==> flow/design.v <==
module float_adder(
    input   clk,
    input   rst,
    input   [31:0]  x,
    input   [31:0]  y,
    output  reg [31:0]  z,
    output  reg [1:0]   overflow  
);
    reg [24:0] m_x, m_y, m_z;
    reg [27:0] m_x_ext, m_y_ext, m_z_ext;
    reg [7:0] e_x, e_y, e_z;
    reg [2:0] s_x, s_y, s_z;
    reg [2:0] state_now;
    parameter S_start = 3'b000;
    parameter S_align = 3'b001;
    parameter S_add = 3'b010;
    parameter S_normal = 3'b011;
    parameter S_overflow = 3'b100;
    parameter S_zerocheck = 3'b101;
    parameter S_IDLE = 3'b110;
    wire [5:0] shift_bit;
    FHB32 fhb32_x(
        .x({4'b0, m_z_ext}),
        .high_bit(shift_bit)
    );
    always @(posedge clk or negedge rst) begin
        if (!rst) begin
            state_now <= S_start;
        end
        else begin
            case(state_now)
                S_start: begin
                    if ((x[30:23] == 8'd255 && x[22:0] != 0) || (y[30:23] == 8'd255 && y[22:0] != 0))
                        state_now <= S_overflow;
                    else if ((x[30:23] == 8'd255 && x[22:0] == 0) || (y[30:23] == 8'd255 && y[22:0] == 0))
                        state_now <= S_overflow;
                    else
                        state_now <= S_zerocheck;
                end
                S_zerocheck: begin
                    if ((m_x[22:0] == 0 && e_x == 8'b0) || (m_y[22:0] == 0 && e_y == 8'b0))
                        state_now <= S_overflow;
                    else
                        state_now <= S_align;
                end
                S_align: state_now <= S_add;
                S_add: begin
                    if (s_x != s_y && m_x_ext == m_y_ext)
                        state_now <= S_overflow;
                    else
                        state_now <= S_normal;
                end
                S_normal: state_now <= S_overflow;
                default: state_now <= S_IDLE;
            endcase
        end
    end
    always @(posedge clk) begin
        case(state_now)
            S_start: begin
                e_x <= x[30:23];
                e_y <= y[30:23];
                m_x <= {2'b01, x[22:0]};  
                m_y <= {2'b01, y[22:0]};
                s_x <= {2'b0, x[31]};
                s_y <= {2'b0, y[31]};
                if ((x[30:23] == 8'd255 && x[22:0] != 0) || (y[30:23] == 8'd255 && y[22:0] != 0)) begin
                    overflow <= 2'b11;
                    s_z <= 3'd1;
                    e_z <= 8'd255;
                    m_z <= 25'h7fffff;
                end
                else if ((x[30:23] == 8'd255 && x[22:0] == 0) || (y[30:23] == 8'd255 && y[22:0] == 0)) begin
                    overflow <= 2'b11;
                    s_z <= {2'b0, x[31]};
                    e_z <= 8'd255;
                    if ((x[30:23] == 8'd255 && x[22:0] == 0) && (y[30:23] == 8'd255 && y[22:0] == 0) && x[31] != y[31]) begin
                        m_z <= 25'h7fffff;
                    end else begin
                        m_z <= 25'b0;
                    end
                end
                else begin
                    overflow <= 2'b00;
                end
            end
            S_zerocheck: begin
                if (m_x[22:0] == 0 && e_x == 8'b0) begin
                    s_z <= s_y;
                    e_z <= e_y;
                    m_z <= m_y;
                end
                else if (m_y[22:0] == 0 && e_y == 8'b0) begin
                    s_z <= s_x;
                    e_z <= e_x;
                    m_z <= m_x;
                end
            end
            S_align: begin
                if (e_x == e_y) begin
                    e_z <= e_x;
                    m_x_ext <= {m_x[23:0], 3'b0};
                    m_y_ext <= {m_y[23:0], 3'b0};
                end else if (e_x < e_y) begin
                    e_z <= e_y;
                    m_x_ext <= {m_x >> (e_y - e_x), 3'b0};
                    m_y_ext <= {m_y[23:0], 3'b0};
                end else begin
                    e_z <= e_x;
                    m_x_ext <= {m_x[23:0], 3'b0};
                    m_y_ext <= {m_y >> (e_x - e_y), 3'b0};
                end
            end
            S_add: begin
                if (s_x == s_y) begin
                    m_z_ext <= m_x_ext + m_y_ext;
                    s_z <= s_x;
                end else begin
                    if (m_x_ext < m_y_ext) begin
                        m_z_ext <= m_y_ext - m_x_ext;
                        s_z <= s_y;
                    end else if (m_x_ext > m_y_ext) begin
                        m_z_ext <= m_x_ext - m_y_ext;
                        s_z <= s_x;
                    end else begin
                        m_z <= 25'd0;
                        e_z <= 8'd0;
                        s_z <= 3'd0;
                    end
                end
            end
            S_normal: begin
                if (m_z_ext[27] == 1'b1) begin
                    if (e_z == 8'd254) begin
                        s_z <= s_x;
                        e_z <= 8'd255;
                        m_z <= 0;
                        overflow <= 2'b01;
                    end else begin
                        m_z <= {1'b0, m_z_ext[26:4]};
                        e_z <= e_z + 8'b1;
                    end
                end else begin
                    if (m_z_ext[26] == 1'b0 && e_z >= 1) begin
                        m_z <= (m_z_ext << (6'd26 - shift_bit)) >> 3;
                        e_z <= e_z + shift_bit - 6'd26;
                    end
                    else begin
                        m_z <= m_z_ext[27:3];
                    end
                end
            end
            S_overflow: begin
                z <= {s_z[0], e_z[7:0], m_z[22:0]};
            end
            default: ;
        endcase
    end
endmodule
module FHB32(
    input [31:0] x,
    output reg [5:0] high_bit
);
    integer i;
    always @(*) begin
        high_bit = 0;
        for (i = 0; i < 32; i = i + 1)
            if (x[i] == 1'b1) high_bit = i[5:0];
    end
endmodule
# Reports on float_adder
# What the tools print for float_adder, step after step.
# Line numbers count from 1 in the design file above.
# Operators carry their Yosys type and port widths (W data, S select, Z words).
# A cell with -- has no value.
[design]
design = "float_adder"
clock_port = "clk"
library = "sky130hd"
lib_corner = "tt_025C_1v80"

# Word-level counts
# Counts by Yosys on the flattened word-level netlist (proc, flatten, opt, wreduce; memories kept). Register bits leave out memories and registers merged into their read ports (data or address). Print and check cells are left out. Cells with the same type and inputs are merged into one.
[word_totals]
ff_bits = 217
latch_bits = 0
input_bits = 66
out_inout_bits = 34
wordCells = 172
mem_bits_ro = 0
n_memories = 0
ramBits = 0
clocked_rd_ports_x_width = 0
[classes]
n_logic = 2
n_div = 0
reduce_logical = 33
compare = 4
multipliers = 0
mux = 79
shift = 3
n_addsub = 9
eq_ne = 21
[ops]
columns = ["cell", "count"]
rows = [
  ["$mux W23", 11],
  ["$mux W6", 26],
  ["$mux W26", 4],
  ["$mux W8", 12],
  ["$logic_not A23 Y1", 4],
  ["$pmux W23 S4", 1],
  ["$mux W28", 3],
  ["$sub A28 B28 Y28", 2],
  ["$shr A24 B8 Y25", 2],
  ["$reduce_bool A23 Y1", 2],
  ["$pmux W8 S5", 1],
  ["$add A28 B28 Y28", 1],
  ["$gt A28 B28 Y1", 1],
  ["$lt A28 B28 Y1", 1],
  ["$eq A28 B28 Y1", 1],
  ["$shl A28 B6 Y26", 1],
  ["$eq A8 B8 Y1 const B", 3],
  ["$sub A8 B8 Y8", 2],
  ["$logic_not A8 Y1", 2],
  ["$pmux W3 S5", 1],
  ["$mux W1", 12],
  ["$logic_and A1 B1 Y1", 10],
  ["$ne A2 B2 Y1 const B", 5],
  ["$ne A3 B3 Y1 const B", 3],
  ["$add A8 B1 Y8 const B", 1],
  ["$ge A8 B1 Y1 const B", 1],
  ["$sub A8 B5 Y8 const B", 1],
  ["$add A8 B6 Y8", 1],
]
# Other operator kinds: 25; their cells: 36.

# Longest topological paths
# Yosys ltp: most cells in a row. Word level: on the elaborated netlist, between registers, memories and ports. Mapped: between sequential cells and ports; inverters and the memories' decode and read muxes count.
[depth]
word_depth = 32
abc_area = 0
depth_mapped = 20
mapped_depth_nobuf = 19

# Netlist
# Yosys stat after the flow's synthesis: flattened, memories mapped to cells. It holds for the ABC_AREA given above (unset counts as 0); a run with the other value may have another netlist.
# Totals and module areas in this step are rounded.
[by_type]
columns = ["cell_type", "count", "type_area_um2"]
rows = [
  ["sky130_fd_sc_hd__edfxtp_1", 203, 6.1E+03],
  ["sky130_fd_sc_hd__ha_1", 107, 1.34E+03],
  ["sky130_fd_sc_hd__a21oi_1", 173, 865.83],
  ["sky130_fd_sc_hd__nor2_1", 179, 671.894],
  ["sky130_fd_sc_hd__nand2_1", 167, 626.851],
  ["sky130_fd_sc_hd__o21ai_0", 113, 565.542],
  ["sky130_fd_sc_hd__mux4_2", 22, 495.475],
  ["sky130_fd_sc_hd__mux2i_1", 49, 490.47],
  ["sky130_fd_sc_hd__inv_1", 125, 469.2],
  ["sky130_fd_sc_hd__mux2_2", 36, 405.389],
  ["sky130_fd_sc_hd__clkbuf_1", 94, 352.838],
  ["sky130_fd_sc_hd__a21o_1", 36, 270.259],
  ["sky130_fd_sc_hd__nor4_1", 41, 256.496],
  ["sky130_fd_sc_hd__xnor2_1", 28, 245.235],
  ["sky130_fd_sc_hd__nor3_1", 48, 240.23],
  ["sky130_fd_sc_hd__a211oi_1", 27, 202.694],
  ["sky130_fd_sc_hd__o211ai_1", 27, 202.694],
  ["sky130_fd_sc_hd__nand3_1", 30, 150.144],
]
# Other cell types: 74; their cells: 399.
[synth_totals]
buf_cells = 125
mapped_area_um2 = 17300
seqArea_um2 = 6250
stdcells = 1904
flip_flops = 209
# By module: a second synthesis without flattening, with its own total; a netlist apart from the flattened one above.
[unflattened]
hier_cells = 1831
hier_area_um2 = 16800
# Rows give one instance, submodules left out.
[by_module]
columns = ["mod", "n_cells", "mod_area_um2", "seq_area_um2", "n_inst"]
rows = [
  ["float_adder", 1769, 16400, 6250, 1],
  ["FHB32", 62, 364, 0.0, 1],
]

# Timing after synthesis
# Source: OpenSTA report_checks on the synthesized netlist (no wires, ideal clock, input and output delay 20% of the period each), path of least setup slack; recovery checks are left aside. Register names are those of the netlist, which keeps one name where synthesis merged equal registers.
[synth_timing]
kind = "reg2reg"
from = "register m_y_ext[11]"
to = "register e_z[0]"
setup_ns = 0.419
launch_ns = 0.000
t_required_ns = 4.581
slack_ns = -0.005
path_buffers = 2
t_arrival_ns = 4.586
tclk_ns = 5.0
path_delay_ns = 5.005
stages = 12
period_less_setup_slack_ns = 5.005
# "path_delay_ns" = arrival - input delay + setup time.
# "stages" counts driving pins, that of a launching flip-flop among them; a cell with two outputs on the path counts twice.
# "period_less_setup_slack_ns" = period - worst setup slack (recovery checks aside). The figure is calculated, with input and output delays left at 20% of the set period.
# Between the ends stands the longest chain of elaborated cells between them, by number of cells; it is not shown to be the way that was timed. Of several equally long chains one is given.
# A line is the first line of the expression or statement that the cell stems from. Yosys adds cells for indexed reads and writes and turns some case tables into memories.
# At most two assigning lines are given for a register; there are more.
# Only ways into the end's enable, where the timed path ends, are counted here.
[synth_via]
path_cell_list = "sky130_fd_sc_hd__edfxtp_1 > sky130_fd_sc_hd__ha_1 > sky130_fd_sc_hd__clkbuf_1 > sky130_fd_sc_hd__a211oi_1 > sky130_fd_sc_hd__nor2b_1 > sky130_fd_sc_hd__o31ai_1 > sky130_fd_sc_hd__o211ai_1 > sky130_fd_sc_hd__a31o_2 > sky130_fd_sc_hd__nand2_1 > sky130_fd_sc_hd__buf_2 > sky130_fd_sc_hd__a31oi_1 > sky130_fd_sc_hd__a2111oi_0"
elab_chain_cells = 3
cells_between = 5
cone_lines = 2
cone_classes = "compare: 2; eq/ne: 2; reduce/logical: 1"
[synth_lines]
columns = ["element", "line_no", "text"]
rows = [
  ["start, declared", 10, "reg [27:0] m_x_ext, m_y_ext, m_z_ext;"],
  ["start, assigned", 103, "m_y_ext <= {m_y[23:0], 3'b0};"],
  ["start, assigned", 107, "m_y_ext <= {m_y[23:0], 3'b0};"],
  ["$gt A28 B28 Y1", 122, "end else if (m_x_ext > m_y_ext) begin"],
  ["$ne A2 B2 Y1", "--", ""],
  ["$reduce_and A7 Y1", "--", ""],
  ["end, assigned", 105, "e_z <= e_y;"],
  ["end, assigned", 109, "e_z <= e_x;"],
  ["end, declared", 11, "reg [7:0] e_x, e_y, e_z;"],
]

# Path in the finished layout
# From the final timing report of run 1: the path of least setup slack in the routed layout; clock arrival at registers is part of the times.
[layout_timing]
kind = "reg2reg"
from = "register m_z_ext[7]"
to = "register m_z[3]"
tclk_ns = 5.24
stages = 15
setup_ns = 0.25
path_buffers = 3
t_arrival_ns = 5.26
slack_ns = 0.27
launch_ns = 0.54
t_required_ns = 5.53
# Between the ends stands the longest chain of elaborated cells between them, by number of cells; it is not shown to be the way that was timed. Of several equally long chains one is given.
# At most two assigning lines are given for a register; there are more.
[layout_via]
path_cell_list = "sky130_fd_sc_hd__edfxtp_1 > sky130_fd_sc_hd__buf_2 > sky130_fd_sc_hd__inv_1 > sky130_fd_sc_hd__a221oi_1 > sky130_fd_sc_hd__nor4_2 > sky130_fd_sc_hd__o211a_1 > sky130_fd_sc_hd__nor2_4 > sky130_fd_sc_hd__buf_2 > sky130_fd_sc_hd__ha_1 > sky130_fd_sc_hd__o21a_2 > sky130_fd_sc_hd__xnor2_2 > sky130_fd_sc_hd__nor3_2 > sky130_fd_sc_hd__buf_2 > sky130_fd_sc_hd__a31oi_1 > sky130_fd_sc_hd__o21ai_0"
elab_chain_cells = 26
cells_between = 27
cone_lines = 6
cone_classes = "add/sub: 1; shift: 1; mux: 25"
[layout_lines]
columns = ["element", "line_no", "text"]
rows = [
  ["start, declared", 10, "reg [27:0] m_x_ext, m_y_ext, m_z_ext;"],
  ["start, assigned", 116, "m_z_ext <= m_x_ext + m_y_ext;"],
  ["start, assigned", 120, "m_z_ext <= m_y_ext - m_x_ext;"],
  ["$mux W6 (21 in a row)", 168, "if (x[i] == 1'b1) high_bit = i[5:0];"],
  ["$sub A5 B6 Y6", 145, "m_z <= (m_z_ext << (6'd26 - shift_bit)) >> 3;"],
  ["$shl A28 B6 Y26", 145, ""],
  ["$mux W23", 144, "if (m_z_ext[26] == 1'b0 && e_z >= 1) begin"],
  ["$mux W23", 133, "if (m_z_ext[27] == 1'b1) begin"],
  ["$pmux W23 S4", 59, "case(state_now)"],
  ["end, assigned", 91, "m_z <= m_y;"],
  ["end, assigned", 96, "m_z <= m_x;"],
]

# Flow measurements of float_adder on sky130hd: 3 stored runs with different settings, listed in no order. Input and output delays are each 20% of the period that was set; the output load is 0.01 pF.
# By "clock_period_reached_ns" is meant the clock period of the run minus its worst setup slack. This is arithmetic on one report: input and output delays are still those of the set period (20% each).
# "worstPathTime_ns" means the part of the period allowed to the worst setup path (the constraints hold back 20% at inputs and 20% at outputs) less its slack; where the path has registers, the arrival times of their clocks count too.
# "fin_power_mw" rests on the timing tool's default activity at the inputs, not on a simulated workload.
# Results are given in rounded form.

[[run]]
name = "run 1"
[run.settings]
CORE_ASPECT_RATIO = 1.6
CORE_UTILIZATION = 40
CTS_CLUSTER_SIZE = 79
GPL_ROUTABILITY_DRIVEN = 0
GPL_TIMING_DRIVEN = 0
period_ns = 5.24
CAP_MARGIN = 20
CORE_MARGIN = 2
SLEW_MARGIN = 20
[run.results]
ws_hold_ns = 0.418
final_util_pct = 46.2
worstPathTime_ns = 4.97
worst_path_kind = "reg2reg"
final_cell_area_um2 = 19800
fin_power_mw = 7.19
ys_area_um2 = 17300
worst_setup_slack_ns = 0.268
setup_tns_ns = 0.000
clock_period_reached_ns = 4.972
design.die.area_um2 = 44900

[[run]]
name = "run 2"
[run.settings]
CELL_PAD_IN_SITES_DETAIL_PLACEMENT = 2
CELL_PAD_IN_SITES_GLOBAL_PLACEMENT = 1
CORE_ASPECT_RATIO = 1.77
CORE_UTILIZATION = 33
CTS_CLUSTER_SIZE = 74
GPL_TIMING_DRIVEN = 1
MAX_ROUTING_LAYER = "met5"
MIN_ROUTING_LAYER = "met2"
PLACE_DENSITY_LB_ADDON = 0.21
SETUP_SLACK_MARGIN = -0.03
TNS_END_PERCENT = 25
period_ns = 3.97
CAP_MARGIN = 20
CORE_MARGIN = 2
SLEW_MARGIN = 20
[run.results]
ws_hold_ns = 0.418
final_util_pct = 40.3
worstPathTime_ns = 3.89
worst_path_kind = "reg2reg"
final_cell_area_um2 = 20900
fin_power_mw = 10.9
ys_area_um2 = 17300
worst_setup_slack_ns = 0.080
setup_tns_ns = 0.000
clock_period_reached_ns = 3.890
design.die.area_um2 = 54200

[[run]]
name = "run 3"
[run.settings]
CORE_UTILIZATION = 35
period_ns = 4.22
CAP_MARGIN = 20
CORE_MARGIN = 2
SLEW_MARGIN = 20
[run.results]
ws_hold_ns = 0.419
final_util_pct = 41.2
worstPathTime_ns = 4.05
worst_path_kind = "reg2reg"
final_cell_area_um2 = 20100
fin_power_mw = 9.23
ys_area_um2 = 17300
worst_setup_slack_ns = 0.175
setup_tns_ns = 0.000
clock_period_reached_ns = 4.045
design.die.area_um2 = 51100
